==> flow/design.v <==
module milestone1 (
	input logic CLOCK_50_I,                    
	input logic resetn,
	input  logic            M1_en,
	output  logic            M1_end,
	output logic   [17:0]   SRAM_address,
	input  logic   [15:0]   SRAM_read_data,
	output logic   [15:0]   SRAM_write_data,
	output logic            SRAM_we_n
);
typedef enum logic [6:0] {
  S_DELAY1,
	S_IDLE,
	IN_S_0,
	IN_S_1,
	IN_S_2,
	IN_S_3,
	IN_S_4,
	IN_S_5,
	IN_S_6,
	IN_S_7,
	IN_S_8,
	IN_S_9,
	IN_S_10,
	IN_S_11,
	IN_S_12,
	IN_S_13,
	IN_S_14,
	IN_S_15,
	IN_S_16,
	IN_S_17,
	IN_S_18,
	IN_S_19,
	IN_S_20,
	IN_S_21,
	CC_S0_0,
	CC_S0_1,
	CC_S0_2,
	CC_S0_3,
	CC_S0_4,
	CC_S0_5,
	CC_S1_0,
	CC_S1_1,
	CC_S1_2,
	CC_S1_3,
	CC_S1_4,
	CC_S1_5,
	EN_S_0,
	EN_S_1,
	EN_S_2,
	EN_S_3,
	EN_S_4,
	EN_S_5,
	EN_S_6,
	EN_S_7,
	EN_S_8,
	EN_S_9,
	EN_S_10,
	EN_S_11,
	EN_S_12,
	EN_S_13,
	EN_S_14,
	EN_S_15,
	EN_S_16,
	EN_S_17,
	EN_S_18,
	EN_S_19,
	EN_S_20,
	EN_S_21,
	EN_S_22,
	EN_S_23,
	EN_S_24,
	EN_S_25,
	EN_S_26,
	EN_S_27
} M1_state;
M1_state state;
parameter Yaddress = 18'd0,
Uaddress = 18'd38400,
Vaddress = 18'd57600,
RGBaddress = 18'd146944;
logic [17:0] data_counter;
logic [17:0] Y_counter;
logic [17:0] RGB_counter;
logic [17:0] U_counter; 
logic [9:0] Vert_count;
logic [9:0] Hori_count;
logic [15:0] Y;
logic [7:0] U [5:0];
logic [7:0] V [5:0];
logic [7:0] Ytest;
logic [7:0] Utest;
logic [7:0] Vtest;
logic [15:0] UPrime;
logic [15:0] VPrime;
logic [32:0] U_Even;
logic [32:0] U_Odd;
logic [32:0] V_Even;
logic [32:0] V_Odd;
logic [15:0] STORY;
logic [15:0] STORU;
logic [15:0] STORV;
logic [31:0] ans1;
logic [31:0] ans2;
logic [15:0] R;
logic [15:0] G;
logic [15:0] B;
logic [31:0] R0;
logic [31:0] G0;
logic [31:0] B0;
logic [31:0] R1;
logic [31:0] G1;
logic [31:0] B1;
logic [31:0] Mult_op_1, Mult_op_2, Mult_op_3, Mult_op_4, Mult_op_5, Mult_op_6, Mult_op_7, Mult_op_8;
logic [31:0] Mult_result1, Mult_result2, Mult_result3, Mult_result4;
logic [63:0] Mult_result_long1, Mult_result_long2, Mult_result_long3, Mult_result_long4;
assign Mult_result_long1 = Mult_op_1 * Mult_op_2;
assign Mult_result1 = Mult_result_long1[31:0];
assign Mult_result_long2 = Mult_op_3 * Mult_op_4;
assign Mult_result2 = Mult_result_long2[31:0];
assign Mult_result_long3 = Mult_op_5 * Mult_op_6;
assign Mult_result3 = Mult_result_long3[31:0];
assign Mult_result_long4 = Mult_op_7 * Mult_op_8;
assign Mult_result4 = Mult_result_long4[31:0];
always_comb begin
  			Mult_op_1 = 32'd0;
			Mult_op_2 = 32'd0;
			Mult_op_3 = 32'd0;
			Mult_op_4 = 32'd0;
			Mult_op_5 = 32'd0;
			Mult_op_6 = 32'd0;
			Mult_op_7 = 32'd0;
			Mult_op_8 = 32'd0;
	case(state)
		IN_S_5: begin
			Mult_op_1 = {24'd0,U[0]};
			Mult_op_2 = 32'd21;
			Mult_op_3 = {24'd0,V[0]};
			Mult_op_4 = 32'd21;
		end
		IN_S_6: begin
			Mult_op_1 = {24'd0,U[0]};
			Mult_op_2 = 32'd52;
			Mult_op_3 = {24'd0,V[0]};
			Mult_op_4 = 32'd52;
		end
		IN_S_7: begin
			Mult_op_1 = {24'd0,U[0]};
			Mult_op_2 = 32'd159;
			Mult_op_3 = {24'd0,V[0]};
			Mult_op_4 = 32'd159;
		end
		IN_S_8: begin
			Mult_op_1 = {24'd0,U[1]};
			Mult_op_2 = 32'd159;
			Mult_op_3 = {24'd0,V[1]};
			Mult_op_4 = 32'd159;
		end
		IN_S_9: begin
			Mult_op_1 = {24'd0,U[2]};
			Mult_op_2 = 32'd52;
			Mult_op_3 = {24'd0,V[2]};
			Mult_op_4 = 32'd52;
		end
		IN_S_10: begin
			Mult_op_1 = {24'd0,U[3]};
			Mult_op_2 = 32'd21;
			Mult_op_3 = {24'd0,V[3]};
			Mult_op_4 = 32'd21;
			Mult_op_5 = {24'd0,Y[15:8]}-32'd16;
			Mult_op_6 = 32'd76284;
			Mult_op_7 = {24'd0,Y[7:0]}-32'd16;
			Mult_op_8 = 32'd76284;
		end
		IN_S_11: begin
			Mult_op_1 = {24'd0,U[0]};
			Mult_op_2 = 32'd21;
			Mult_op_3 = {24'd0,V[0]};
			Mult_op_4 = 32'd21;
			Mult_op_5 = {24'd0,VPrime[15:8]}-32'd128;
			Mult_op_6 = 32'd104595;
			Mult_op_7 = {24'd0,VPrime[7:0]}-32'd128;
			Mult_op_8 = 32'd104595;
		end
		IN_S_12: begin
			Mult_op_1 = {24'd0,U[0]};
			Mult_op_2 = 32'd52;
			Mult_op_3 = {24'd0,V[0]};
			Mult_op_4 = 32'd52;
			Mult_op_5 = {24'd0,UPrime[15:8]}-32'd128;
			Mult_op_6 = 32'd25624;
			Mult_op_7 = {24'd0,UPrime[7:0]}-32'd128;
			Mult_op_8 = 32'd25624;
		end
		IN_S_13: begin
			Mult_op_1 = {24'd0,U[1]};
			Mult_op_2 = 32'd159;
			Mult_op_3 = {24'd0,V[1]};
			Mult_op_4 = 32'd159;
			Mult_op_5 = {24'd0,VPrime[15:8]}-32'd128;
			Mult_op_6 = 32'd53281;
			Mult_op_7 = {24'd0,VPrime[7:0]}-32'd128;
			Mult_op_8 = 32'd53281;
		end
		IN_S_14: begin
			Mult_op_1 = {24'd0,U[2]};
			Mult_op_2 = 32'd159;
			Mult_op_3 = {24'd0,V[2]};
			Mult_op_4 = 32'd159;
			Mult_op_5 = {24'd0,UPrime[15:8]}-32'd128;
			Mult_op_6 = 32'd132251;
			Mult_op_7 = {24'd0,UPrime[7:0]}-32'd128;
			Mult_op_8 = 32'd132251;;
		end
		IN_S_15: begin
			Mult_op_1 = {24'd0,U[3]};
			Mult_op_2 = 32'd52;
			Mult_op_3 = {24'd0,V[3]};
			Mult_op_4 = 32'd52;
		end
		IN_S_16: begin
			Mult_op_1 = {24'd0,U[4]};
			Mult_op_2 = 32'd21;
			Mult_op_3 = {24'd0,V[4]};
			Mult_op_4 = 32'd21;
			Mult_op_5 = {24'd0,Y[15:8]}-32'd16;
			Mult_op_6 = 32'd76284;
			Mult_op_7 = {24'd0,Y[7:0]}-32'd16;
			Mult_op_8 = 32'd76284;
		end
		IN_S_17: begin
			Mult_op_1 = {24'd0,U[0]};
			Mult_op_2 = 32'd21;
			Mult_op_3 = {24'd0,V[0]};
			Mult_op_4 = 32'd21;
			Mult_op_5 = {24'd0,VPrime[15:8]}-32'd128;
			Mult_op_6 = 32'd104595;
			Mult_op_7 = {24'd0,VPrime[7:0]}-32'd128;
			Mult_op_8 = 32'd104595;
		end
		IN_S_18: begin
			Mult_op_1 = {24'd0,U[1]};
			Mult_op_2 = 32'd52;
			Mult_op_3 = {24'd0,V[1]};
			Mult_op_4 = 32'd52;
			Mult_op_5 = {24'd0,UPrime[15:8]}-32'd128;
			Mult_op_6 = 32'd25624;
			Mult_op_7 = {24'd0,UPrime[7:0]}-32'd128;
			Mult_op_8 = 32'd25624;
		end
		IN_S_19: begin
			Mult_op_1 = {24'd0,U[2]};
			Mult_op_2 = 32'd159;
			Mult_op_3 = {24'd0,V[2]};
			Mult_op_4 = 32'd159;
			Mult_op_5 = {24'd0,VPrime[15:8]}-32'd128;
			Mult_op_6 = 32'd53281;
			Mult_op_7 = {24'd0,VPrime[7:0]}-32'd128;
			Mult_op_8 = 32'd53281;
		end
		IN_S_20: begin
			Mult_op_1 = {24'd0,U[3]};
			Mult_op_2 = 32'd159;
			Mult_op_3 = {24'd0,V[3]};
			Mult_op_4 = 32'd159;
			Mult_op_5 = {24'd0,UPrime[15:8]}-32'd128;
			Mult_op_6 = 32'd132251;
			Mult_op_7 = {24'd0,UPrime[7:0]}-32'd128;
			Mult_op_8 = 32'd132251;
		end
		IN_S_21: begin
			Mult_op_1 = {24'd0,U[4]};
			Mult_op_2 = 32'd52;
			Mult_op_3 = {24'd0,V[4]};
			Mult_op_4 = 32'd52;
		end
		CC_S0_0: begin
			Mult_op_1 = {24'd0,U[5]};
			Mult_op_2 = 32'd21;
			Mult_op_3 = {24'd0,V[5]};
			Mult_op_4 = 32'd21;
			Mult_op_5 = {24'd0,Y[15:8]}-32'd16;
			Mult_op_6 = 32'd76284;
			Mult_op_7 = {24'd0,Y[7:0]}-32'd16;
			Mult_op_8 = 32'd76284;
		end
		CC_S0_1: begin
			Mult_op_1 = {24'd0,U[0]};
			Mult_op_2 = 32'd21;
			Mult_op_3 = {24'd0,V[0]};
			Mult_op_4 = 32'd21;
			Mult_op_5 = {24'd0,VPrime[15:8]}-32'd128;
			Mult_op_6 = 32'd104595;
			Mult_op_7 = {24'd0,VPrime[7:0]}-32'd128;
			Mult_op_8 = 32'd104595;
		end
		CC_S0_2: begin
			Mult_op_1 = {24'd0,U[1]};
			Mult_op_2 = 32'd52;
			Mult_op_3 = {24'd0,V[1]};
			Mult_op_4 = 32'd52;
			Mult_op_5 = {24'd0,UPrime[15:8]}-32'd128;
			Mult_op_6 = 32'd25624;
			Mult_op_7 = {24'd0,UPrime[7:0]}-32'd128;
			Mult_op_8 = 32'd25624;
		end
		CC_S0_3: begin
			Mult_op_1 = {24'd0,U[2]};
			Mult_op_2 = 32'd159;
			Mult_op_3 = {24'd0,V[2]};
			Mult_op_4 = 32'd159;
			Mult_op_5 = {24'd0,VPrime[15:8]}-32'd128;
			Mult_op_6 = 32'd53281;
			Mult_op_7 = {24'd0,VPrime[7:0]}-32'd128;
			Mult_op_8 = 32'd53281;	
		end
		CC_S0_4: begin
			Mult_op_1 = {24'd0,U[3]};
			Mult_op_2 = 32'd159;
			Mult_op_3 = {24'd0,V[3]};
			Mult_op_4 = 32'd159;
			Mult_op_5 = {24'd0,UPrime[15:8]}-32'd128;
			Mult_op_6 = 32'd132251;
			Mult_op_7 = {24'd0,UPrime[7:0]}-32'd128;
			Mult_op_8 = 32'd132251;
		end
		CC_S0_5: begin
			Mult_op_1 = {24'd0,U[4]};
			Mult_op_2 = 32'd52;
			Mult_op_3 = {24'd0,V[4]};
			Mult_op_4 = 32'd52;
		end
		CC_S1_0: begin
			Mult_op_1 = {24'd0,U[5]};
			Mult_op_2 = 32'd21;
			Mult_op_3 = {24'd0,V[5]};
			Mult_op_4 = 32'd21;
			Mult_op_5 = {24'd0,Y[15:8]}-32'd16;
			Mult_op_6 = 32'd76284;
			Mult_op_7 = {24'd0,Y[7:0]}-32'd16;
			Mult_op_8 = 32'd76284;
		end
		CC_S1_1: begin
			Mult_op_1 = {24'd0,U[0]};
			Mult_op_2 = 32'd21;
			Mult_op_3 = {24'd0,V[0]};
			Mult_op_4 = 32'd21;
			Mult_op_5 = {24'd0,VPrime[15:8]}-32'd128;
			Mult_op_6 = 32'd104595;
			Mult_op_7 = {24'd0,VPrime[7:0]}-32'd128;
			Mult_op_8 = 32'd104595;
		end
		CC_S1_2: begin
			Mult_op_1 = {24'd0,U[1]};
			Mult_op_2 = 32'd52;
			Mult_op_3 = {24'd0,V[1]};
			Mult_op_4 = 32'd52;
			Mult_op_5 = {24'd0,UPrime[15:8]}-32'd128;
			Mult_op_6 = 32'd25624;
			Mult_op_7 = {24'd0,UPrime[7:0]}-32'd128;
			Mult_op_8 = 32'd25624;
		end
		CC_S1_3: begin
			Mult_op_1 = {24'd0,U[2]};
			Mult_op_2 = 32'd159;
			Mult_op_3 = {24'd0,V[2]};
			Mult_op_4 = 32'd159;
			Mult_op_5 = {24'd0,VPrime[15:8]}-32'd128;
			Mult_op_6 = 32'd53281;
			Mult_op_7 = {24'd0,VPrime[7:0]}-32'd128;
			Mult_op_8 = 32'd53281;
		end
		CC_S1_4: begin
			Mult_op_1 = {24'd0,U[3]};
			Mult_op_2 = 32'd159;
			Mult_op_3 = {24'd0,V[3]};
			Mult_op_4 = 32'd159;
			Mult_op_5 = {24'd0,UPrime[15:8]}-32'd128;
			Mult_op_6 = 32'd132251;
			Mult_op_7 = {24'd0,UPrime[7:0]}-32'd128;
			Mult_op_8 = 32'd132251;
		end
		CC_S1_5: begin
			Mult_op_1 = {24'd0,U[4]};
			Mult_op_2 = 32'd52;
			Mult_op_3 = {24'd0,V[4]};
			Mult_op_4 = 32'd52;
		end
		EN_S_0: begin
			Mult_op_1 = {24'd0,U[5]};
			Mult_op_2 = 32'd21;
			Mult_op_3 = {24'd0,V[5]};
			Mult_op_4 = 32'd21;
			Mult_op_5 = {24'd0,Y[15:8]}-32'd16;
			Mult_op_6 = 32'd76284;
			Mult_op_7 = {24'd0,Y[7:0]}-32'd16;
			Mult_op_8 = 32'd76284;
		end
		EN_S_1: begin
			Mult_op_1 = {24'd0,U[1]};
			Mult_op_2 = 32'd21;
			Mult_op_3 = {24'd0,V[1]};
			Mult_op_4 = 32'd21;
			Mult_op_5 = {24'd0,VPrime[15:8]}-32'd128;
			Mult_op_6 = 32'd104595;
			Mult_op_7 = {24'd0,VPrime[7:0]}-32'd128;
			Mult_op_8 = 32'd104595;
		end
		EN_S_2: begin
			Mult_op_1 = {24'd0,U[2]};
			Mult_op_2 = 32'd52;
			Mult_op_3 = {24'd0,V[2]};
			Mult_op_4 = 32'd52;
			Mult_op_5 = {24'd0,UPrime[15:8]}-32'd128;
			Mult_op_6 = 32'd25624;
			Mult_op_7 = {24'd0,UPrime[7:0]}-32'd128;
			Mult_op_8 = 32'd25624;
		end
		EN_S_3: begin
			Mult_op_1 = {24'd0,U[3]};
			Mult_op_2 = 32'd159;
			Mult_op_3 = {24'd0,V[3]};
			Mult_op_4 = 32'd159;
			Mult_op_5 = {24'd0,VPrime[15:8]}-32'd128;
			Mult_op_6 = 32'd53281;
			Mult_op_7 = {24'd0,VPrime[7:0]}-32'd128;
			Mult_op_8 = 32'd53281;	
		end
		EN_S_4: begin
			Mult_op_1 = {24'd0,U[4]};
			Mult_op_2 = 32'd159;
			Mult_op_3 = {24'd0,V[4]};
			Mult_op_4 = 32'd159;
			Mult_op_5 = {24'd0,UPrime[15:8]}-32'd128;
			Mult_op_6 = 32'd132251;
			Mult_op_7 = {24'd0,UPrime[7:0]}-32'd128;
			Mult_op_8 = 32'd132251;
		end
		EN_S_5: begin
			Mult_op_1 = {24'd0,U[5]};
			Mult_op_2 = 32'd52;
			Mult_op_3 = {24'd0,V[5]};
			Mult_op_4 = 32'd52;
		end
		EN_S_6: begin
			Mult_op_1 = {24'd0,U[5]};
			Mult_op_2 = 32'd21;
			Mult_op_3 = {24'd0,V[5]};
			Mult_op_4 = 32'd21;
			Mult_op_5 = {24'd0,Y[15:8]}-32'd16;
			Mult_op_6 = 32'd76284;
			Mult_op_7 = {24'd0,Y[7:0]}-32'd16;
			Mult_op_8 = 32'd76284;
		end
		EN_S_7: begin
			Mult_op_1 = {24'd0,U[2]};
			Mult_op_2 = 32'd21;
			Mult_op_3 = {24'd0,V[2]};
			Mult_op_4 = 32'd21;
			Mult_op_5 = {24'd0,VPrime[15:8]}-32'd128;
			Mult_op_6 = 32'd104595;
			Mult_op_7 = {24'd0,VPrime[7:0]}-32'd128;
			Mult_op_8 = 32'd104595;
		end
		EN_S_8: begin
			Mult_op_1 = {24'd0,U[3]};
			Mult_op_2 = 32'd52;
			Mult_op_3 = {24'd0,V[3]};
			Mult_op_4 = 32'd52;
			Mult_op_5 = {24'd0,UPrime[15:8]}-32'd128;
			Mult_op_6 = 32'd25624;
			Mult_op_7 = {24'd0,UPrime[7:0]}-32'd128;
			Mult_op_8 = 32'd25624;
		end
		EN_S_9: begin
			Mult_op_1 = {24'd0,U[4]};
			Mult_op_2 = 32'd159;
			Mult_op_3 = {24'd0,V[4]};
			Mult_op_4 = 32'd159;
			Mult_op_5 = {24'd0,VPrime[15:8]}-32'd128;
			Mult_op_6 = 32'd53281;
			Mult_op_7 = {24'd0,VPrime[7:0]}-32'd128;
			Mult_op_8 = 32'd53281;
		end
		EN_S_10: begin
			Mult_op_1 = {24'd0,U[5]};
			Mult_op_2 = 32'd159;
			Mult_op_3 = {24'd0,V[5]};
			Mult_op_4 = 32'd159;
			Mult_op_5 = {24'd0,UPrime[15:8]}-32'd128;
			Mult_op_6 = 32'd132251;
			Mult_op_7 = {24'd0,UPrime[7:0]}-32'd128;
			Mult_op_8 = 32'd132251;
		end
		EN_S_11: begin
			Mult_op_1 = {24'd0,U[5]};
			Mult_op_2 = 32'd52;
			Mult_op_3 = {24'd0,V[5]};
			Mult_op_4 = 32'd52;
		end
		EN_S_12: begin
			Mult_op_1 = {24'd0,U[5]};
			Mult_op_2 = 32'd21;
			Mult_op_3 = {24'd0,V[5]};
			Mult_op_4 = 32'd21;
			Mult_op_5 = {24'd0,Y[15:8]}-32'd16;
			Mult_op_6 = 32'd76284;
			Mult_op_7 = {24'd0,Y[7:0]}-32'd16;
			Mult_op_8 = 32'd76284;
		end
		EN_S_13: begin
			Mult_op_1 = {24'd0,U[3]};
			Mult_op_2 = 32'd21;
			Mult_op_3 = {24'd0,V[3]};
			Mult_op_4 = 32'd21;
			Mult_op_5 = {24'd0,VPrime[15:8]}-32'd128;
			Mult_op_6 = 32'd104595;
			Mult_op_7 = {24'd0,VPrime[7:0]}-32'd128;
			Mult_op_8 = 32'd104595;
		end
		EN_S_14: begin
			Mult_op_1 = {24'd0,U[4]};
			Mult_op_2 = 32'd52;
			Mult_op_3 = {24'd0,V[4]};
			Mult_op_4 = 32'd52;
			Mult_op_5 = {24'd0,UPrime[15:8]}-32'd128;
			Mult_op_6 = 32'd25624;
			Mult_op_7 = {24'd0,UPrime[7:0]}-32'd128;
			Mult_op_8 = 32'd25624;
		end
		EN_S_15: begin
			Mult_op_1 = {24'd0,U[5]};
			Mult_op_2 = 32'd159;
			Mult_op_3 = {24'd0,V[5]};
			Mult_op_4 = 32'd159;
			Mult_op_5 = {24'd0,VPrime[15:8]}-32'd128;
			Mult_op_6 = 32'd53281;
			Mult_op_7 = {24'd0,VPrime[7:0]}-32'd128;
			Mult_op_8 = 32'd53281;	
			end
		EN_S_16: begin
			Mult_op_1 = {24'd0,U[5]};
			Mult_op_2 = 32'd159;
			Mult_op_3 = {24'd0,V[5]};
			Mult_op_4 = 32'd159;
			Mult_op_5 = {24'd0,UPrime[15:8]}-32'd128;
			Mult_op_6 = 32'd132251;
			Mult_op_7 = {24'd0,UPrime[7:0]}-32'd128;
			Mult_op_8 = 32'd132251;
		end
		EN_S_17: begin
			Mult_op_1 = {24'd0,U[5]};
			Mult_op_2 = 32'd52;
			Mult_op_3 = {24'd0,V[5]};
			Mult_op_4 = 32'd52;
		end
		EN_S_18: begin
			Mult_op_1 = {24'd0,U[5]};
			Mult_op_2 = 32'd21;
			Mult_op_3 = {24'd0,V[5]};
			Mult_op_4 = 32'd21;
			Mult_op_5 = {24'd0,Y[15:8]}-32'd16;
			Mult_op_6 = 32'd76284;
			Mult_op_7 = {24'd0,Y[7:0]}-32'd16;
			Mult_op_8 = 32'd76284;
		end
		EN_S_19: begin
			Mult_op_5 = {24'd0,VPrime[15:8]}-32'd128;
			Mult_op_6 = 32'd104595;
			Mult_op_7 = {24'd0,VPrime[7:0]}-32'd128;
			Mult_op_8 = 32'd104595;
		end
		EN_S_20: begin
			Mult_op_5 = {24'd0,UPrime[15:8]}-32'd128;
			Mult_op_6 = 32'd25624;
			Mult_op_7 = {24'd0,UPrime[7:0]}-32'd128;
			Mult_op_8 = 32'd25624;
		end
		EN_S_21: begin
			Mult_op_5 = {24'd0,VPrime[15:8]}-32'd128;
			Mult_op_6 = 32'd53281;
			Mult_op_7 = {24'd0,VPrime[7:0]}-32'd128;
			Mult_op_8 = 32'd53281;
		end
		EN_S_22: begin
			Mult_op_5 = {24'd0,UPrime[15:8]}-32'd128;
			Mult_op_6 = 32'd132251;
			Mult_op_7 = {24'd0,UPrime[7:0]}-32'd128;
			Mult_op_8 = 32'd132251;
		end
		endcase
	end
	always_ff @ (posedge CLOCK_50_I or negedge resetn) begin
		if (resetn == 1'b0) begin	
			state <= S_IDLE;
			SRAM_we_n <= 1'b1;
			SRAM_write_data <= 16'd0;
			SRAM_address <= 18'd0;
			data_counter <= 18'd0;
			Y_counter <= 18'd0;
			RGB_counter <= 18'd0;
			Vert_count <= 10'd0;
			Hori_count <= 10'd0;
			M1_end <= 1'b0;
			Y <= 16'd0;
			UPrime <= 16'd0; 
			VPrime <= 16'd0;
			STORU <= 16'd0;
			STORV <= 16'd0;
			R <= 16'd0;
			G <= 16'd0;
			B <= 16'd0;
			R0 <= 32'd0;
			G0 <= 32'd0;
			B0 <= 32'd0;
			R1 <= 32'd0;
			G1 <= 32'd0;
			B1 <= 32'd0;
			{U[5], U[4], U[3], U[2], U[1], U[0]} <= 48'd0;
			{V[5], V[4], V[3], V[2], V[1], V[0]} <= 48'd0;
			ans1 <= 32'd0;
			ans2 <= 32'd0;
			end else begin
			case (state)
				S_IDLE: begin		
					if (Hori_count == 10'd319) begin
						Vert_count <= Vert_count + 10'd1;
						Hori_count <= 10'd0;
						data_counter <= data_counter - 18'd1;
					end
					if (Vert_count == 10'd239 && Hori_count == 10'd319) begin
						M1_end <= 1'b1;
					end
					if (M1_en == 1'b1 && M1_end!=1'b1 && !(Vert_count == 10'd239 && Hori_count == 10'd319))
					state <= IN_S_0;	
				end
				S_DELAY1: begin
				  state <= IN_S_0;	
				end
				IN_S_0: begin
				  SRAM_address <= Uaddress + data_counter;
					SRAM_we_n <= 1'b1;
					state <= IN_S_1;
				end
				IN_S_1: begin
				  SRAM_address <= Vaddress + data_counter;
					data_counter <= data_counter +18'd1;
					SRAM_we_n <= 1'b1;
					state <= IN_S_2;
				end
				IN_S_2: begin
				  SRAM_address <= Uaddress + data_counter;
					SRAM_we_n <= 1'b1;
					state <= IN_S_3;
				end
				IN_S_3: begin
				  SRAM_address <= Vaddress + data_counter;
				  data_counter <= data_counter +18'd1;
					SRAM_we_n <= 1'b1;
					U[0] <= SRAM_read_data[15:8];
					U[1] <= SRAM_read_data[7:0];
					state <= IN_S_4;
				end
				IN_S_4: begin
				  SRAM_address <= Yaddress + Y_counter;
					Y_counter <= Y_counter + 18'd1;
					SRAM_we_n <= 1'b1;
					V[0] <= SRAM_read_data[15:8];
					V[1] <= SRAM_read_data[7:0];
					state <= IN_S_5;
				end
				IN_S_5: begin
				  SRAM_address <= Uaddress + data_counter;
					SRAM_we_n <= 1'b1;
					ans1 <= $signed(Mult_result1);
					ans2 <= $signed(Mult_result2);
					U[2] <= SRAM_read_data[15:8];
					U[3] <= SRAM_read_data[7:0];
					state <= IN_S_6;
				end
				IN_S_6: begin
					SRAM_address <= Vaddress + data_counter;
					data_counter <= data_counter +18'd1;
					SRAM_we_n <= 1'b1;
					ans1 <= $signed(ans1-Mult_result1);
					ans2 <= $signed(ans2-Mult_result2);
					V[2] <= SRAM_read_data[15:8];
					V[3] <= SRAM_read_data[7:0];
					state <= IN_S_7;
				end
				IN_S_7: begin
					SRAM_we_n <= 1'b1;
					Y <= SRAM_read_data;
					Ytest <= SRAM_read_data[15:8];
					ans1 <= $signed(ans1+Mult_result1);
					ans2 <= $signed(ans2+Mult_result2);
					state <= IN_S_8;
				end
				IN_S_8: begin
					SRAM_we_n <= 1'b1;
					ans1 <= $signed(ans1+Mult_result1);
					ans2 <= $signed(ans2+Mult_result2);
					U[4] <= SRAM_read_data[15:8];
					U[5] <= SRAM_read_data[7:0];
					state <= IN_S_9;
				end
				IN_S_9: begin
					ans1 <= $signed(ans1-Mult_result1);
					ans2 <= $signed(ans2-Mult_result2);
					V[4] <= SRAM_read_data[15:8];
					V[5] <= SRAM_read_data[7:0];
					state <= IN_S_10;
				end
				IN_S_10: begin
					UPrime[15:8] <= U[0];
					UPrime[7:0] <= $signed(ans1+Mult_result1+8'd128) >>8;
					ans1 <= $signed(ans1+Mult_result1+8'd128) >> 8;
					Utest <= $signed(ans1+Mult_result1+8'd128) >> 8;
					VPrime[15:8] <= V[0];
					VPrime[7:0] <= $signed(ans2+Mult_result2+8'd128) >> 8;			
					ans2 <= $signed(ans2+Mult_result2+8'd128) >> 8;
					Vtest <= $signed(ans2+Mult_result2+8'd128) >> 8;
					R0 <= $signed(Mult_result3);
					G0 <= $signed(Mult_result3);
					B0 <= $signed(Mult_result3);
					R1 <= $signed(Mult_result4);
					G1 <= $signed(Mult_result4);
					B1 <= $signed(Mult_result4);
					state <= IN_S_11;
				end
				IN_S_11: begin
					ans1 <= $signed(Mult_result1);
					ans2 <= $signed(Mult_result2);
					R0 <= $signed(R0 + Mult_result3);
					R1 <= $signed(R1 + Mult_result4);
					state <= IN_S_12;
				end
				IN_S_12: begin
				  SRAM_address <= Yaddress + Y_counter;
					Y_counter <= Y_counter + 18'd1;
					SRAM_we_n <= 1'b1;
					ans1 <= $signed(ans1-Mult_result1);
					ans2 <= $signed(ans2-Mult_result2);
					G0 <= $signed(G0 - Mult_result3);
					G1 <= $signed(G1 - Mult_result4);
					state <= IN_S_13;
				end
				IN_S_13: begin
					SRAM_address <= Yaddress + Y_counter;
					Y_counter <= Y_counter + 18'd1;
					SRAM_we_n <= 1'b1;
					ans1 <= $signed(ans1+Mult_result1);
					ans2 <= $signed(ans2+Mult_result2);
					G0 <= $signed(G0 - Mult_result3);
					G1 <= $signed(G1 - Mult_result4);
					state <= IN_S_14;
				end
				IN_S_14: begin
				  SRAM_address <= Uaddress + data_counter;
					SRAM_we_n <= 1'b1;
					Hori_count <= Hori_count + 10'd1;
					ans1 <= $signed(ans1+Mult_result1);
					ans2 <= $signed(ans2+Mult_result2);
					B0 <= $signed(B0 + Mult_result3);
					B1 <= $signed(B1 + Mult_result4);
					state <= IN_S_15;
				end
				IN_S_15: begin
					SRAM_address <= Vaddress + data_counter;
					data_counter <= data_counter + 18'd1;
					SRAM_we_n <= 1'b1;
					Y <= SRAM_read_data;
					ans1 <= $signed(ans1-Mult_result1);
					ans2 <= $signed(ans2-Mult_result2);
					R[15:8] <= R0[31] ? 8'd0 : |R0[30:24] ? 8'd255 : R0[23:16];
					G[15:8] <= G0[31] ? 8'd0 : |G0[30:24] ? 8'd255 : G0[23:16];
					B[15:8] <= B0[31] ? 8'd0 : |B0[30:24] ? 8'd255 : B0[23:16];
					R[7:0] <= R1[31] ? 8'd0 : |R1[30:24] ? 8'd255 : R1[23:16];
					G[7:0] <= G1[31] ? 8'd0 : |G1[30:24] ? 8'd255 : G1[23:16];
					B[7:0] <= B1[31] ? 8'd0 : |B1[30:24] ? 8'd255 : B1[23:16];
					SRAM_we_n <= 1'b1;
					state <= IN_S_16;
				end
				IN_S_16: begin
					SRAM_address <= RGBaddress + RGB_counter;
					SRAM_write_data <= {R[15:8],G[15:8]};
					RGB_counter <= RGB_counter + 18'd1;
					STORY <= SRAM_read_data;
					UPrime[15:8] <= U[1];
					UPrime[7:0] <= $signed(ans1+Mult_result1+8'd128) >> 8;
					VPrime[15:8] <= V[1];
					VPrime[7:0] <= $signed(ans2+Mult_result2+8'd128) >> 8;			
					R0 <= $signed(Mult_result3);
					G0 <= $signed(Mult_result3);
					B0 <= $signed(Mult_result3);
					R1 <= $signed(Mult_result4);
					G1 <= $signed(Mult_result4);
					B1 <= $signed(Mult_result4);
					SRAM_we_n <= 1'b0;
					state <= IN_S_17;
				end
				IN_S_17: begin
					STORU <= SRAM_read_data;
					SRAM_address <= RGBaddress + RGB_counter;
					SRAM_write_data <= {B[15:8],R[7:0]};
					RGB_counter <= RGB_counter + 18'd1;
					ans1 <= $signed(Mult_result1);
					ans2 <= $signed(Mult_result2);
					R0 <= $signed(R0 + Mult_result3);
					R1 <= $signed(R1 + Mult_result4);
					SRAM_we_n <= 1'b0;
					state <= IN_S_18;
				end
				IN_S_18: begin
					STORV <= SRAM_read_data;
					SRAM_address <= RGBaddress + RGB_counter;
					SRAM_write_data <= {G[7:0],B[7:0]};
					RGB_counter <= RGB_counter + 18'd1;
					ans1 <= $signed(ans1-Mult_result1);
					ans2 <= $signed(ans2-Mult_result2);
					G0 <= $signed(G0 - Mult_result3);
					G1 <= $signed(G1 - Mult_result4);
					SRAM_we_n <= 1'b0;
					state <= IN_S_19;
				end
				IN_S_19: begin
					SRAM_address <= Yaddress + Y_counter;
					Y_counter <= Y_counter + 18'd1;
					SRAM_we_n <= 1'b1;
					Y <= STORY;
					ans1 <= $signed(ans1+Mult_result1);
					ans2 <= $signed(ans2+Mult_result2);
					G0 <= $signed(G0 - Mult_result3);
					G1 <= $signed(G1 - Mult_result4);
					state <= IN_S_20;
				end
				IN_S_20: begin
					SRAM_we_n <= 1'b1;
					ans1 <= $signed(ans1+Mult_result1);
					ans2 <= $signed(ans2+Mult_result2);
					B0 <= $signed(B0 + Mult_result3);
					B1 <= $signed(B1 + Mult_result4);
					state <= IN_S_21;
				end
				IN_S_21: begin
					SRAM_we_n <= 1'b1;
					Hori_count <= Hori_count + 10'd2;
					ans1 <= $signed(ans1-Mult_result1);
					ans2 <= $signed(ans2-Mult_result2);
					R[15:8] <= R0[31] ? 8'd0 : |R0[30:24] ? 8'd255 : R0[23:16];
					G[15:8] <= G0[31] ? 8'd0 : |G0[30:24] ? 8'd255 : G0[23:16];
					B[15:8] <= B0[31] ? 8'd0 : |B0[30:24] ? 8'd255 : B0[23:16];
					R[7:0] <= R1[31] ? 8'd0 : |R1[30:24] ? 8'd255 : R1[23:16];
					G[7:0] <= G1[31] ? 8'd0 : |G1[30:24] ? 8'd255 : G1[23:16];
					B[7:0] <= B1[31] ? 8'd0 : |B1[30:24] ? 8'd255 : B1[23:16];
					Hori_count <= Hori_count + 10'd2;
					state <= CC_S0_0;
					U_counter <= 18'd5;
				end
				CC_S0_0: begin	
					SRAM_address <= RGBaddress + RGB_counter;
					SRAM_write_data <= {R[15:8],G[15:8]};
					RGB_counter <= RGB_counter + 18'd1;
					STORY <= SRAM_read_data;
					UPrime[15:8] <= U[2];
					UPrime[7:0] <= $signed(ans1+Mult_result1+8'd128) >> 8;
					VPrime[15:8] <= V[2];
					VPrime[7:0] <= $signed(ans2+Mult_result2+8'd128) >> 8;			
					R0 <= Mult_result3;
					G0 <= Mult_result3;
					B0 <= Mult_result3;
					R1 <= Mult_result4;
					G1 <= Mult_result4;
					B1 <= Mult_result4;
					U[0] <= U[1];
					U[1] <= U[2];
					U[2] <= U[3];
					U[3] <= U[4];
					U[4] <= U[5];	
					U[5] <= STORU[15:8];
					V[0] <= V[1];
					V[1] <= V[2];
					V[2] <= V[3];
					V[3] <= V[4];
					V[4] <= V[5];	
					V[5] <= STORV[15:8];
					SRAM_we_n <= 1'b0;
					state <= CC_S0_1;	
				end
				CC_S0_1: begin
					Hori_count <= Hori_count + 10'd2;
					SRAM_address <= RGBaddress + RGB_counter;
					SRAM_write_data <= {B[15:8],R[7:0]};
					RGB_counter <= RGB_counter + 18'd1;
					ans1 <= $signed(Mult_result1);
					ans2 <= $signed(Mult_result2);
					R0 <= $signed(R0 + Mult_result3);
					R1 <= $signed(R1 + Mult_result4);
					SRAM_we_n <= 1'b0;
					state <= CC_S0_2;	
				end
				CC_S0_2: begin
					SRAM_address <= RGBaddress + RGB_counter;
					SRAM_write_data <= {G[7:0],B[7:0]};
					RGB_counter <= RGB_counter + 18'd1;
					ans1 <= $signed(ans1-Mult_result1);
					ans2 <= $signed(ans2-Mult_result2);
					G0 <= $signed(G0 - Mult_result3);
					G1 <= $signed(G1 - Mult_result4);
					SRAM_we_n <= 1'b0;
					state <= CC_S0_3;	
				end
				CC_S0_3: begin
					SRAM_address <= Yaddress + Y_counter;
					Y_counter <= Y_counter + 18'd1;
					Y <= STORY;
					SRAM_we_n <= 1'b1;
					ans1 <= $signed(ans1+Mult_result1);
					ans2 <= $signed(ans2+Mult_result2);
					G0 <= $signed(G0 - Mult_result3);
					G1 <= $signed(G1 - Mult_result4);
					state <= CC_S0_4;	
				end
				CC_S0_4: begin
					SRAM_address <= Uaddress + data_counter;
					SRAM_we_n <= 1'b1;
					ans1 <= $signed(ans1+Mult_result1);
					ans2 <= $signed(ans2+Mult_result2);
					B0 <= $signed(B0 + Mult_result3);
					B1 <= $signed(B1 + Mult_result4);
					state <= CC_S0_5;	
				end
				CC_S0_5: begin
					SRAM_address <= Vaddress + data_counter;
					data_counter <= data_counter + 18'd1;
					U_counter <= U_counter + 18'd1;
					SRAM_we_n <= 1'b1;
					ans1 <= $signed(ans1-Mult_result1);
					ans2 <= $signed(ans2-Mult_result2);
					R[15:8] <= R0[31] ? 8'd0 : |R0[30:24] ? 8'd255 : R0[23:16];
					G[15:8] <= G0[31] ? 8'd0 : |G0[30:24] ? 8'd255 : G0[23:16];
					B[15:8] <= B0[31] ? 8'd0 : |B0[30:24] ? 8'd255 : B0[23:16];
					R[7:0] <= R1[31] ? 8'd0 : |R1[30:24] ? 8'd255 : R1[23:16];
					G[7:0] <= G1[31] ? 8'd0 : |G1[30:24] ? 8'd255 : G1[23:16];
					B[7:0] <= B1[31] ? 8'd0 : |B1[30:24] ? 8'd255 : B1[23:16];
					state <= CC_S1_0;	
				end
				CC_S1_0: begin	
					Hori_count <= Hori_count + 10'd2;
					SRAM_address <= RGBaddress + RGB_counter;
					SRAM_write_data <= {R[15:8],G[15:8]};
					RGB_counter <= RGB_counter + 18'd1;
					STORY <= SRAM_read_data;
					UPrime[15:8] <= U[2];
					UPrime[7:0] <= $signed(ans1+Mult_result1+8'd128) >> 8;
					VPrime[15:8] <= V[2];
					VPrime[7:0] <= $signed(ans2+Mult_result2+8'd128) >> 8;			
					R0 <= $signed(Mult_result3);
					G0 <= $signed(Mult_result3);
					B0 <= $signed(Mult_result3);
					R1 <= $signed(Mult_result4);
					G1 <= $signed(Mult_result4);
					B1 <= $signed(Mult_result4);
					U[0] <= U[1];
					U[1] <= U[2];
					U[2] <= U[3];
					U[3] <= U[4];
					U[4] <= U[5];	
					U[5] <= STORU[7:0];
					V[0] <= V[1];
					V[1] <= V[2];
					V[2] <= V[3];
					V[3] <= V[4];
					V[4] <= V[5];	
					V[5] <= STORV[7:0];
					SRAM_we_n <= 1'b0;
					state <= CC_S1_1;	
				end
				CC_S1_1: begin
					STORU <= SRAM_read_data;
					SRAM_address <= RGBaddress + RGB_counter;
					SRAM_write_data <= {B[15:8],R[7:0]};
					RGB_counter <= RGB_counter + 18'd1;
					ans1 <= $signed(Mult_result1);
					ans2 <= $signed(Mult_result2);
					R0 <= $signed(R0 + Mult_result3);
					R1 <= $signed(R1 + Mult_result4);
					SRAM_we_n <= 1'b0;
					state <= CC_S1_2;	
				end
				CC_S1_2: begin
					STORV <= SRAM_read_data;
					SRAM_address <= RGBaddress + RGB_counter;
					SRAM_write_data <= {G[7:0],B[7:0]};
					RGB_counter <= RGB_counter + 18'd1;
					ans1 <= $signed(ans1-Mult_result1);
					ans2 <= $signed(ans2-Mult_result2);
					G0 <= $signed(G0 - Mult_result3);
					G1 <= $signed(G1 - Mult_result4);
					SRAM_we_n <= 1'b0;
					state <= CC_S1_3;	
				end
				CC_S1_3: begin
					SRAM_address <= Yaddress + Y_counter;
					Y_counter <= Y_counter + 18'd1;
					Y <= STORY;
					SRAM_we_n <= 1'b1;
					ans1 <= $signed(ans1+Mult_result1);
					ans2 <= $signed(ans2+Mult_result2);
					G0 <= $signed(G0 - Mult_result3);
					G1 <= $signed(G1 - Mult_result4);
					state <= CC_S1_4;	
				end
				CC_S1_4: begin
					SRAM_we_n <= 1'b1;
					ans1 <= $signed(ans1+Mult_result1);
					ans2 <= $signed(ans2+Mult_result2);
					B0 <= $signed(B0 + Mult_result3);
					B1 <= $signed(B1 + Mult_result4);
					state <= CC_S1_5;	
				end
				CC_S1_5: begin
					ans1 <= $signed(ans1-Mult_result1);
					ans2 <= $signed(ans2-Mult_result2);
					R[15:8] <= R0[31] ? 8'd0 : |R0[30:24] ? 8'd255 : R0[23:16];
					G[15:8] <= G0[31] ? 8'd0 : |G0[30:24] ? 8'd255 : G0[23:16];
					B[15:8] <= B0[31] ? 8'd0 : |B0[30:24] ? 8'd255 : B0[23:16];
					R[7:0] <= R1[31] ? 8'd0 : |R1[30:24] ? 8'd255 : R1[23:16];
					G[7:0] <= G1[31] ? 8'd0 : |G1[30:24] ? 8'd255 : G1[23:16];
					B[7:0] <= B1[31] ? 8'd0 : |B1[30:24] ? 8'd255 : B1[23:16];
					SRAM_we_n <= 1'b1;
					if (Hori_count == 10'd311) 
					   state <= EN_S_0;
					else 
					   state <= CC_S0_0;	
				end
				EN_S_0: begin	
					SRAM_address <= RGBaddress + RGB_counter;
					SRAM_write_data <= {R[15:8],G[15:8]};
					RGB_counter <= RGB_counter + 18'd1;
					STORY <= SRAM_read_data;
					UPrime[15:8] <= U[2];
					UPrime[7:0] <= $signed(ans1+Mult_result1+8'd128) >> 8;
					VPrime[15:8] <= V[2];
					VPrime[7:0] <= $signed(ans2+Mult_result2+8'd128) >> 8;			
					R0 <= $signed(Mult_result3);
					G0 <= $signed(Mult_result3);
					B0 <= $signed(Mult_result3);
					R1 <= $signed(Mult_result4);
					G1 <= $signed(Mult_result4);
					B1 <= $signed(Mult_result4);
					SRAM_we_n <= 1'b0;
					state <= EN_S_1;	
				end
				EN_S_1: begin
					SRAM_address <= RGBaddress + RGB_counter;
					SRAM_write_data <= {B[15:8],R[7:0]};
					RGB_counter <= RGB_counter + 18'd1;
					ans1 <= $signed(Mult_result1);
					ans2 <= $signed(Mult_result2);
					R0 <= $signed(R0 + Mult_result3);
					R1 <= $signed(R1 + Mult_result4);
					SRAM_we_n <= 1'b0;
					state <= EN_S_2;	
				end
				EN_S_2: begin
					SRAM_address <= RGBaddress + RGB_counter;
					SRAM_write_data <= {G[7:0],B[7:0]};
					RGB_counter <= RGB_counter + 18'd1;
					ans1 <= $signed(ans1-Mult_result1);
					ans2 <= $signed(ans2-Mult_result2);
					G0 <= $signed(G0 - Mult_result3);
					G1 <= $signed(G1 - Mult_result4);
					SRAM_we_n <= 1'b0;
					state <= EN_S_3;	
				end
				EN_S_3: begin
					SRAM_address <= Yaddress + Y_counter;
					Y_counter <= Y_counter + 18'd1;
					SRAM_we_n <= 1'b1;
					Y <= STORY;
					ans1 <= $signed(ans1+Mult_result1);
					ans2 <= $signed(ans2+Mult_result2);
					G0 <= $signed(G0 - Mult_result3);
					G1 <= $signed(G1 - Mult_result4);
					state <= EN_S_4;	
				end
				EN_S_4: begin
					SRAM_we_n <= 1'b1;
					ans1 <= $signed(ans1+Mult_result1);
					ans2 <= $signed(ans2+Mult_result2);
					B0 <= $signed(B0 + Mult_result3);
					B1 <= $signed(B1 + Mult_result4);
					state <= EN_S_5;	
				end
				EN_S_5: begin
					Hori_count <= Hori_count + 10'd2;
					SRAM_we_n <= 1'b1;
					ans1 <= $signed(ans1-Mult_result1);
					ans2 <= $signed(ans2-Mult_result2);
					R[15:8] <= R0[31] ? 8'd0 : |R0[30:24] ? 8'd255 : R0[23:16];
					G[15:8] <= G0[31] ? 8'd0 : |G0[30:24] ? 8'd255 : G0[23:16];
					B[15:8] <= B0[31] ? 8'd0 : |B0[30:24] ? 8'd255 : B0[23:16];
					R[7:0] <= R1[31] ? 8'd0 : |R1[30:24] ? 8'd255 : R1[23:16];
					G[7:0] <= G1[31] ? 8'd0 : |G1[30:24] ? 8'd255 : G1[23:16];
					B[7:0] <= B1[31] ? 8'd0 : |B1[30:24] ? 8'd255 : B1[23:16];
					SRAM_we_n <= 1'b1;
					state <= EN_S_6;	
				end
				EN_S_6: begin
					SRAM_address <= RGBaddress + RGB_counter;
					SRAM_write_data <= {R[15:8],G[15:8]};
					RGB_counter <= RGB_counter + 18'd1;
					STORY <= SRAM_read_data;
					UPrime[15:8] <= U[3];
					UPrime[7:0] <= $signed(ans1+Mult_result1+8'd128) >> 8;
					VPrime[15:8] <= V[3];
					VPrime[7:0] <= $signed(ans2+Mult_result2+8'd128) >> 8;			
					R0 <= $signed(Mult_result3);
					G0 <= $signed(Mult_result3);
					B0 <= $signed(Mult_result3);
					R1 <= $signed(Mult_result4);
					G1 <= $signed(Mult_result4);
					B1 <= $signed(Mult_result4);
					SRAM_we_n <= 1'b0;
					state <= EN_S_7;
				end
				EN_S_7: begin
					SRAM_address <= RGBaddress + RGB_counter;
					SRAM_write_data <= {B[15:8],R[7:0]};
					RGB_counter <= RGB_counter + 18'd1;
					ans1 <= $signed(Mult_result1);
					ans2 <= $signed(Mult_result2);
					R0 <= $signed(R0 + Mult_result3);
					R1 <= $signed(R1 + Mult_result4);
					SRAM_we_n <= 1'b0;	
					state <= EN_S_8;
				end
				EN_S_8: begin
					SRAM_address <= RGBaddress + RGB_counter;
					SRAM_write_data <= {G[7:0],B[7:0]};
					RGB_counter <= RGB_counter + 18'd1;
					ans1 <= $signed(ans1-Mult_result1);
					ans2 <= $signed(ans2-Mult_result2);
					G0 <= $signed(G0 - Mult_result3);
					G1 <= $signed(G1 - Mult_result4);
					SRAM_we_n <= 1'b0;	
					state <= EN_S_9;
				end
				EN_S_9: begin
					SRAM_address <= Yaddress + Y_counter;
					Y_counter <= Y_counter + 18'd1;
					SRAM_we_n <= 1'b1;
					Y <= STORY;
					ans1 <= $signed(ans1+Mult_result1);
					ans2 <= $signed(ans2+Mult_result2);
					G0 <= $signed(G0 - Mult_result3);
					G1 <= $signed(G1 - Mult_result4);
					state <= EN_S_10;
				end
				EN_S_10: begin
					SRAM_we_n <= 1'b1;
					ans1 <= $signed(ans1+Mult_result1);
					ans2 <= $signed(ans2+Mult_result2);
					B0 <= $signed(B0 + Mult_result3);
					B1 <= $signed(B1 + Mult_result4);
					state <= EN_S_11;
				end
				EN_S_11: begin
					SRAM_we_n <= 1'b1;
					Hori_count <= Hori_count + 10'd2;
					ans1 <= $signed(ans1-Mult_result1);
					ans2 <= $signed(ans2-Mult_result2);
					R[15:8] <= R0[31] ? 8'd0 : |R0[30:24] ? 8'd255 : R0[23:16];
					G[15:8] <= G0[31] ? 8'd0 : |G0[30:24] ? 8'd255 : G0[23:16];
					B[15:8] <= B0[31] ? 8'd0 : |B0[30:24] ? 8'd255 : B0[23:16];
					R[7:0] <= R1[31] ? 8'd0 : |R1[30:24] ? 8'd255 : R1[23:16];
					G[7:0] <= G1[31] ? 8'd0 : |G1[30:24] ? 8'd255 : G1[23:16];
					B[7:0] <= B1[31] ? 8'd0 : |B1[30:24] ? 8'd255 : B1[23:16];
					state <= EN_S_12;
				end
				EN_S_12: begin
					SRAM_address <= RGBaddress + RGB_counter;
					SRAM_write_data <= {R[15:8],G[15:8]};
					RGB_counter <= RGB_counter + 18'd1;
					STORY <= SRAM_read_data;
					UPrime[15:8] <= U[4];
					UPrime[7:0] <= $signed(ans1+Mult_result1+8'd128) >> 8;
					VPrime[15:8] <= V[4];
					VPrime[7:0] <= $signed(ans2+Mult_result2+8'd128) >> 8;			
					R0 <= $signed(Mult_result3);
					G0 <= $signed(Mult_result3);
					B0 <= $signed(Mult_result3);
					R1 <= $signed(Mult_result4);
					G1 <= $signed(Mult_result4);
					B1 <= $signed(Mult_result4);
					SRAM_we_n <= 1'b0;
					state <= EN_S_13;
				end
				EN_S_13: begin
					SRAM_address <= RGBaddress + RGB_counter;
					SRAM_write_data <= {B[15:8],R[7:0]};
					RGB_counter <= RGB_counter + 18'd1;
					ans1 <= $signed(Mult_result1);
					ans2 <= $signed(Mult_result2);
					R0 <= $signed(R0 + Mult_result3);
					R1 <= $signed(R1 + Mult_result4);
					SRAM_we_n <= 1'b0;
					state <= EN_S_14;
				end
				EN_S_14: begin
					SRAM_address <= RGBaddress + RGB_counter;
					SRAM_write_data <= {G[7:0],B[7:0]};
					RGB_counter <= RGB_counter + 18'd1;
					ans1 <= $signed(ans1-Mult_result1);
					ans2 <= $signed(ans2-Mult_result2);
					G0 <= $signed(G0 - Mult_result3);
					G1 <= $signed(G1 - Mult_result4);
					SRAM_we_n <= 1'b0;
					state <= EN_S_15;
				end
				EN_S_15: begin
					SRAM_we_n <= 1'b1;
					Y <= STORY;
					ans1 <= $signed(ans1+Mult_result1);
					ans2 <= $signed(ans2+Mult_result2);
					G0 <= $signed(G0 - Mult_result3);
					G1 <= $signed(G1 - Mult_result4);
					state <= EN_S_16;
				end
				EN_S_16: begin
					SRAM_we_n <= 1'b1;
					ans1 <= $signed(ans1+Mult_result1);
					ans2 <= $signed(ans2+Mult_result2);
					B0 <= $signed(B0 + Mult_result3);
					B1 <= $signed(B1 + Mult_result4);
					state <= EN_S_17;
				end
				EN_S_17: begin
					SRAM_we_n <= 1'b1;
					ans1 <= $signed(ans1-Mult_result1);
					ans2 <= $signed(ans2-Mult_result2);
					R[15:8] <= R0[31] ? 8'd0 : |R0[30:24] ? 8'd255 : R0[23:16];
					G[15:8] <= G0[31] ? 8'd0 : |G0[30:24] ? 8'd255 : G0[23:16];
					B[15:8] <= B0[31] ? 8'd0 : |B0[30:24] ? 8'd255 : B0[23:16];
					R[7:0] <= R1[31] ? 8'd0 : |R1[30:24] ? 8'd255 : R1[23:16];
					G[7:0] <= G1[31] ? 8'd0 : |G1[30:24] ? 8'd255 : G1[23:16];
					B[7:0] <= B1[31] ? 8'd0 : |B1[30:24] ? 8'd255 : B1[23:16];
					SRAM_we_n <= 1'b1;
					state <= EN_S_18;
				end
				EN_S_18: begin
					SRAM_address <= RGBaddress + RGB_counter;
					SRAM_write_data <= {R[15:8],G[15:8]};
					RGB_counter <= RGB_counter + 18'd1;
					Hori_count <= Hori_count + 10'd2;
					UPrime[15:8] <= U[5];
					UPrime[7:0] <= $signed(ans1+Mult_result1+8'd128) >> 8;
					VPrime[15:8] <= V[5];
					VPrime[7:0] <= $signed(ans2+Mult_result2+8'd128) >> 8;			
					R0 <= $signed(Mult_result3);
					G0 <= $signed(Mult_result3);
					B0 <= $signed(Mult_result3);
					R1 <= $signed(Mult_result4);
					G1 <= $signed(Mult_result4);
					B1 <= $signed(Mult_result4);
					SRAM_we_n <= 1'b0;
					state <= EN_S_19;
				end
				EN_S_19: begin
					SRAM_address <= RGBaddress + RGB_counter;
					SRAM_write_data <= {B[15:8],R[7:0]};
					RGB_counter <= RGB_counter + 18'd1;
					R0 <= $signed(R0 + Mult_result3);
					R1 <= $signed(R1 + Mult_result4);
					SRAM_we_n <= 1'b0;
					state <= EN_S_20;
				end
				EN_S_20: begin
					SRAM_address <= RGBaddress + RGB_counter;
					SRAM_write_data <= {G[7:0],B[7:0]};
					RGB_counter <= RGB_counter + 18'd1;
					G0 <= $signed(G0 - Mult_result3);
					G1 <= $signed(G1 - Mult_result4);
					SRAM_we_n <= 1'b0;
					state <= EN_S_21;
				end
				EN_S_21: begin
					SRAM_we_n <= 1'b1;
					G0 <= $signed(G0 - Mult_result3);
					G1 <= $signed(G1 - Mult_result4);
					state <= EN_S_22;
				end
				EN_S_22: begin
					SRAM_we_n <= 1'b1;
					B0 <= $signed(B0 + Mult_result3);
					B1 <= $signed(B1 + Mult_result4);
					state <= EN_S_23;
				end
				EN_S_23: begin
					Hori_count <= Hori_count + 10'd2;
					SRAM_we_n <= 1'b1;
					R[15:8] <= R0[31] ? 8'd0 : |R0[30:24] ? 8'd255 : R0[23:16];
					G[15:8] <= G0[31] ? 8'd0 : |G0[30:24] ? 8'd255 : G0[23:16];
					B[15:8] <= B0[31] ? 8'd0 : |B0[30:24] ? 8'd255 : B0[23:16];
					R[7:0] <= R1[31] ? 8'd0 : |R1[30:24] ? 8'd255 : R1[23:16];
					G[7:0] <= G1[31] ? 8'd0 : |G1[30:24] ? 8'd255 : G1[23:16];
					B[7:0] <= B1[31] ? 8'd0 : |B1[30:24] ? 8'd255 : B1[23:16];
					SRAM_we_n <= 1'b1;
					state <= EN_S_24;
				end
				EN_S_24: begin
					SRAM_address <= RGBaddress + RGB_counter;
					SRAM_write_data <= {R[15:8],G[15:8]};
					RGB_counter <= RGB_counter + 18'd1;
					SRAM_we_n <= 1'b0;
					state <= EN_S_25;
				end
				EN_S_25: begin
					SRAM_address <= RGBaddress + RGB_counter;
					SRAM_write_data <= {B[15:8],R[7:0]};
					RGB_counter <= RGB_counter + 18'd1;
					SRAM_we_n <= 1'b0;
					state <= EN_S_26;
				end
				EN_S_26: begin
					SRAM_address <= RGBaddress + RGB_counter;
					SRAM_write_data <= {G[7:0],B[7:0]};
					RGB_counter <= RGB_counter + 18'd1;
					SRAM_we_n <= 1'b0;
					state <= EN_S_27;
				end
				EN_S_27: begin
				  SRAM_we_n <= 1'b1;
				  state <= S_IDLE;
				end
				default: state <= S_IDLE;
			endcase
		end
	end
	endmodule
* Tool chain data of milestone1
What the tools print for milestone1, step after step.
Lines are those of the file above, counted from 1.
Library cell names are shortened.
The mark n/a stands for no value.
- Design top :: milestone1
- Clock :: CLOCK_50_I
- Library :: sky130hd
- Timing corner :: tt_025C_1v80

* Word level
Counts by Yosys on the flattened word-level netlist (proc, flatten, opt, wreduce). Print and check cells are left out.
- Input bits :: 19
- Output and inout port bits :: 36
- Cells after elaboration :: 270
- Register bits after elaboration :: 613
- Multiply operators :: 4
- Bitwise gates (word level) :: 1
- Add/sub/neg operators :: 28
- Reduce/logical cells :: 71
- Equality and inequality tests :: 68
- Muxes and demuxes :: 57
** Operator list (count)
- multiplier 32 x 32 -> 32 bit :: 4
- case mux 7 bit (select 63 bit) :: 1
- case mux 32 bit (select 2 bit) :: 6
- case mux 32 bit (select 4 bit) :: 2
- equality test 7 x 6 -> 1 bit with constant B :: 32
- adder 32 bit :: 6
- case mux 32 bit (select 3 bit) :: 2
- case mux 8 bit (select 6 bit) :: 4
- case mux 8 bit (select 2 bit) :: 10
- 2-to-1 mux 8 bit :: 18
- subtractor 32 bit :: 4
- equality test 7 x 5 -> 1 bit with constant B :: 16
- OR reduction 8 bit :: 13
- OR reduction 16 bit :: 6
- case mux 18 bit (select 5 bit) :: 1
- case mux 18 bit (select 4 bit) :: 1
- case mux 8 bit (select 3 bit) :: 3
- adder 32 x 8 -> 32 bit with constant B :: 2
- OR reduction 7 bit :: 9
- equality test 7 x 4 -> 1 bit with constant B :: 8
- adder 18 x 1 -> 18 bit with constant B :: 3
- case mux 16 bit (select 3 bit) :: 1
- adder 16 x 18 -> 18 bit with constant A :: 2
- subtractor 8 x 8 -> 9 bit with constant B :: 4
- case mux 18 bit (select 2 bit) :: 1
- OR reduction 35 bit :: 1
- case mux 16 bit (select 2 bit) :: 1
- case mux 10 bit (select 3 bit) :: 1
Other operator kinds: 32; their cells: 67.

* Longest topological paths
Depth = most cells in a row (Yosys ltp): at word level without a register or memory, in the mapped netlist without a sequential cell, where the memories' decode and read muxes count.
- Word-level depth :: 7
- ABC_AREA :: 0
- Gate-level depth with buffers :: 50
- Mapped depth without buffers :: 46

* Synthesis result
Yosys stat after the flow's synthesis: flattened, memories mapped to cells. It holds for the ABC_AREA given above (unset counts as 0); a run with the other value may have another netlist.
The area totals of this step are shown rounded.
- Mapped cells :: 7323
- Mapped flip-flops :: 612
- Synthesis area :: 63000 um^2
- Sequential area :: 15000 um^2
- Buffers :: 346
** Cell types
- dfrtp_1 :: count 595, total area 1.49E+04 um^2
- fa_1 :: count 442, total area 8.85E+03 um^2
- ha_1 :: count 526, total area 6.58E+03 um^2
- inv_1 :: count 869, total area 3.26E+03 um^2
- a21oi_1 :: count 579, total area 2.9E+03 um^2
- nor2_1 :: count 728, total area 2.73E+03 um^2
- xnor2_1 :: count 275, total area 2408.56 um^2
- nand2_1 :: count 623, total area 2.34E+03 um^2
- o21ai_0 :: count 345, total area 1.73E+03 um^2
- xor2_1 :: count 159, total area 1.39E+03 um^2
- clkbuf_1 :: count 281, total area 1.05E+03 um^2
- mux2i_1 :: count 98, total area 980.941 um^2
- a21o_1 :: count 120, total area 900.864 um^2
- a22oi_1 :: count 90, total area 675.648 um^2
- nand3_1 :: count 123, total area 615.59 um^2
- a211oi_1 :: count 78, total area 585.562 um^2
- nor3_1 :: count 114, total area 570.547 um^2
- a31oi_1 :: count 90, total area 563.04 um^2
Not listed: further types 98, cells in them 1188.

* Worst setup path after synthesis
Source: OpenSTA report_checks on the synthesized netlist (no wires, ideal clock, input and output delay 20% of the period each), path of least setup slack; recovery checks are left aside. Register names are those of the netlist, which keeps one name where synthesis merged equal registers.
- Path kind :: reg-to-reg
- Start :: reg state
- End :: reg G0[31]
- Launch time at the first pin :: 0 ps
- Stages on the path :: 48
- Required time :: 12865 ps
- Setup time :: 135 ps
- Setup slack :: 1898 ps
- Buffers on the path :: 3
- Data arrival time :: 10968 ps
- Period :: 13000 ps
- Delay of the path :: 11103 ps
- Synthesis period reached :: 11102 ps
"delay of the path" = arrival - input delay + setup time.
"stages on the path" counts driving pins, that of a launching flip-flop among them; a cell with two outputs on the path counts twice.
"synthesis period reached" is the clock period less the worst setup slack; recovery checks do not enter. This is arithmetic on one report: input and output delays are still those of the set period (20% each).
An end named without its bit number is one bit of that signal or, where synthesis recoded a state register, one of its new flip-flops.
A register here has more assigning lines than the two given.
- Cells stage by stage :: dfrtp_1 clkbuf_1 buf_2 nor2_1 nand2_1 a311o_1 o2111ai_1 o31a_1 clkbuf_1 nand2_1 nor4b_1 nor3_1 nor2_1 nor2_1 fa_1 inv_1 fa_1 fa_1 [12 not listed] nor2_1 nor2_1 o21ai_0 xnor2_1 ha_1 a21o_1 a21o_1 a21oi_1 a21oi_1 o21ai_0 maj3_2 maj3_2 o2111ai_1 a31oi_1 maj3_1 maj3_2 mux2i_1 o211ai_1
** Ends and longest elaborated chain, post-synthesis
- start, declared :: line 77 : M1_state state;
- start, assigned :: line 595 : state <= S_IDLE;
- start, assigned :: line 635 : state <= IN_S_0;
- end, assigned :: line 724 : G0 <= $signed(Mult_result3);
- end, assigned :: line 744 : G0 <= $signed(G0 - Mult_result3);
- end, declared :: line 109 : logic [31:0] G0;
Chain of elaborated cells between the ends: none given.

* Timing after layout
Path of least setup slack in the final report of run 1 (OpenROAD, finished layout, wires in). Where an end is a register, its clock arrival counts in the times.
The path's times are printed in steps of 10 ps; the period is the one set.
- Path kind :: reg-to-reg
- Start :: reg state
- End :: reg G1[29]
- Setup time :: 130 ps
- Launch time at the first pin :: 700 ps
- Stages on the path :: 43
- Required time :: 11450 ps
- Buffers on the path :: 3
- Data arrival time :: 11070 ps
- Setup slack :: 380 ps
- Period :: 10900 ps
An end named without its bit number is one bit of that signal or, where synthesis recoded a state register, one of its new flip-flops.
A register here has more assigning lines than the two given.
- Cells stage by stage :: dfrtp_2 buf_12 nor2b_1 buf_6 and3_1 nor4_2 nor2b_4 nand2_4 nand3_1 and2_1 buf_4 nor2_1 nor2_2 inv_1 fa_1 fa_1 inv_1 fa_1 [7 not listed] o31a_1 o21ai_0 a21oi_1 xor2_1 ha_1 and3_1 nand2_1 nor3_1 a2bb2o_1 o41ai_4 o31ai_1 maj3_1 a41o_1 a21o_1 maj3_2 maj3_2 mux2i_1 o221ai_1
** Ends and longest elaborated chain, post-layout
- start, declared :: line 77 : M1_state state;
- start, assigned :: line 595 : state <= S_IDLE;
- start, assigned :: line 635 : state <= IN_S_0;
- end, assigned :: line 727 : G1 <= $signed(Mult_result4);
- end, assigned :: line 745 : G1 <= $signed(G1 - Mult_result4);
- end, declared :: line 112 : logic [31:0] G1;
Chain of elaborated cells between the ends: none given.

Hand-over note for milestone1

4 stored runs of milestone1 in the flow (synthesis by Yosys, layout by OpenROAD, sky130hd cells), in arbitrary order. Constraints: input delay and output delay 20% of the set period each, output load 0.01 pF.
"achieved clock period" = clock period - worst setup slack. The figure is calculated, with input and output delays left at 20% of the set period.
Values from the reports are rounded here.

** Run 1
- Settings :: CORE_UTILIZATION=40; period_ns=10.9; CAP_MARGIN=20; CORE_MARGIN=2; SLEW_MARGIN=20
- Full die area :: 160000 um^2
- Achieved clock period :: 10524 ps
- Chip area after synthesis (Yosys) :: 63000 um^2
- Utilization of the finished layout :: 0.45
- Worst setup slack after layout :: 380 ps

** Run 2
- Settings :: ABC_AREA=0; CAP_MARGIN=30; CORE_ASPECT_RATIO=0.89; CORE_MARGIN=4; CORE_UTILIZATION=38; GPL_ROUTABILITY_DRIVEN=0; GPL_TIMING_DRIVEN=1; HOLD_SLACK_MARGIN=0.28; MAX_ROUTING_LAYER=met4; SETUP_SLACK_MARGIN=0.08; TNS_END_PERCENT=5; period_ns=13.0; SLEW_MARGIN=20
- Full die area :: 170000 um^2
- Achieved clock period :: 12147 ps
- Chip area after synthesis (Yosys) :: 63000 um^2
- Utilization of the finished layout :: 0.42
- Worst setup slack after layout :: 850 ps

** Run 3
- Settings :: CORE_MARGIN=7; CORE_UTILIZATION=57; GPL_ROUTABILITY_DRIVEN=1; GPL_TIMING_DRIVEN=0; MAX_ROUTING_LAYER=met4; MIN_ROUTING_LAYER=met2; PLACE_DENSITY_LB_ADDON=0.21; SETUP_SLACK_MARGIN=1.17; TNS_END_PERCENT=45; period_ns=7.17; CAP_MARGIN=20; SLEW_MARGIN=20
- Outcome :: no final report: routing broke off with GRT-0116

** Run 4
- Settings :: ABC_AREA=1; CAP_MARGIN=30; CORE_ASPECT_RATIO=0.89; CORE_MARGIN=4; CORE_UTILIZATION=38; GPL_ROUTABILITY_DRIVEN=0; GPL_TIMING_DRIVEN=0; HOLD_SLACK_MARGIN=0.28; MAX_ROUTING_LAYER=met4; TNS_END_PERCENT=5; period_ns=13.0; SLEW_MARGIN=20
- Full die area :: 180000 um^2
- Achieved clock period :: 12628 ps
- Chip area after synthesis (Yosys) :: 67000 um^2
- Utilization of the finished layout :: 0.42
- Worst setup slack after layout :: 370 ps

End of note.
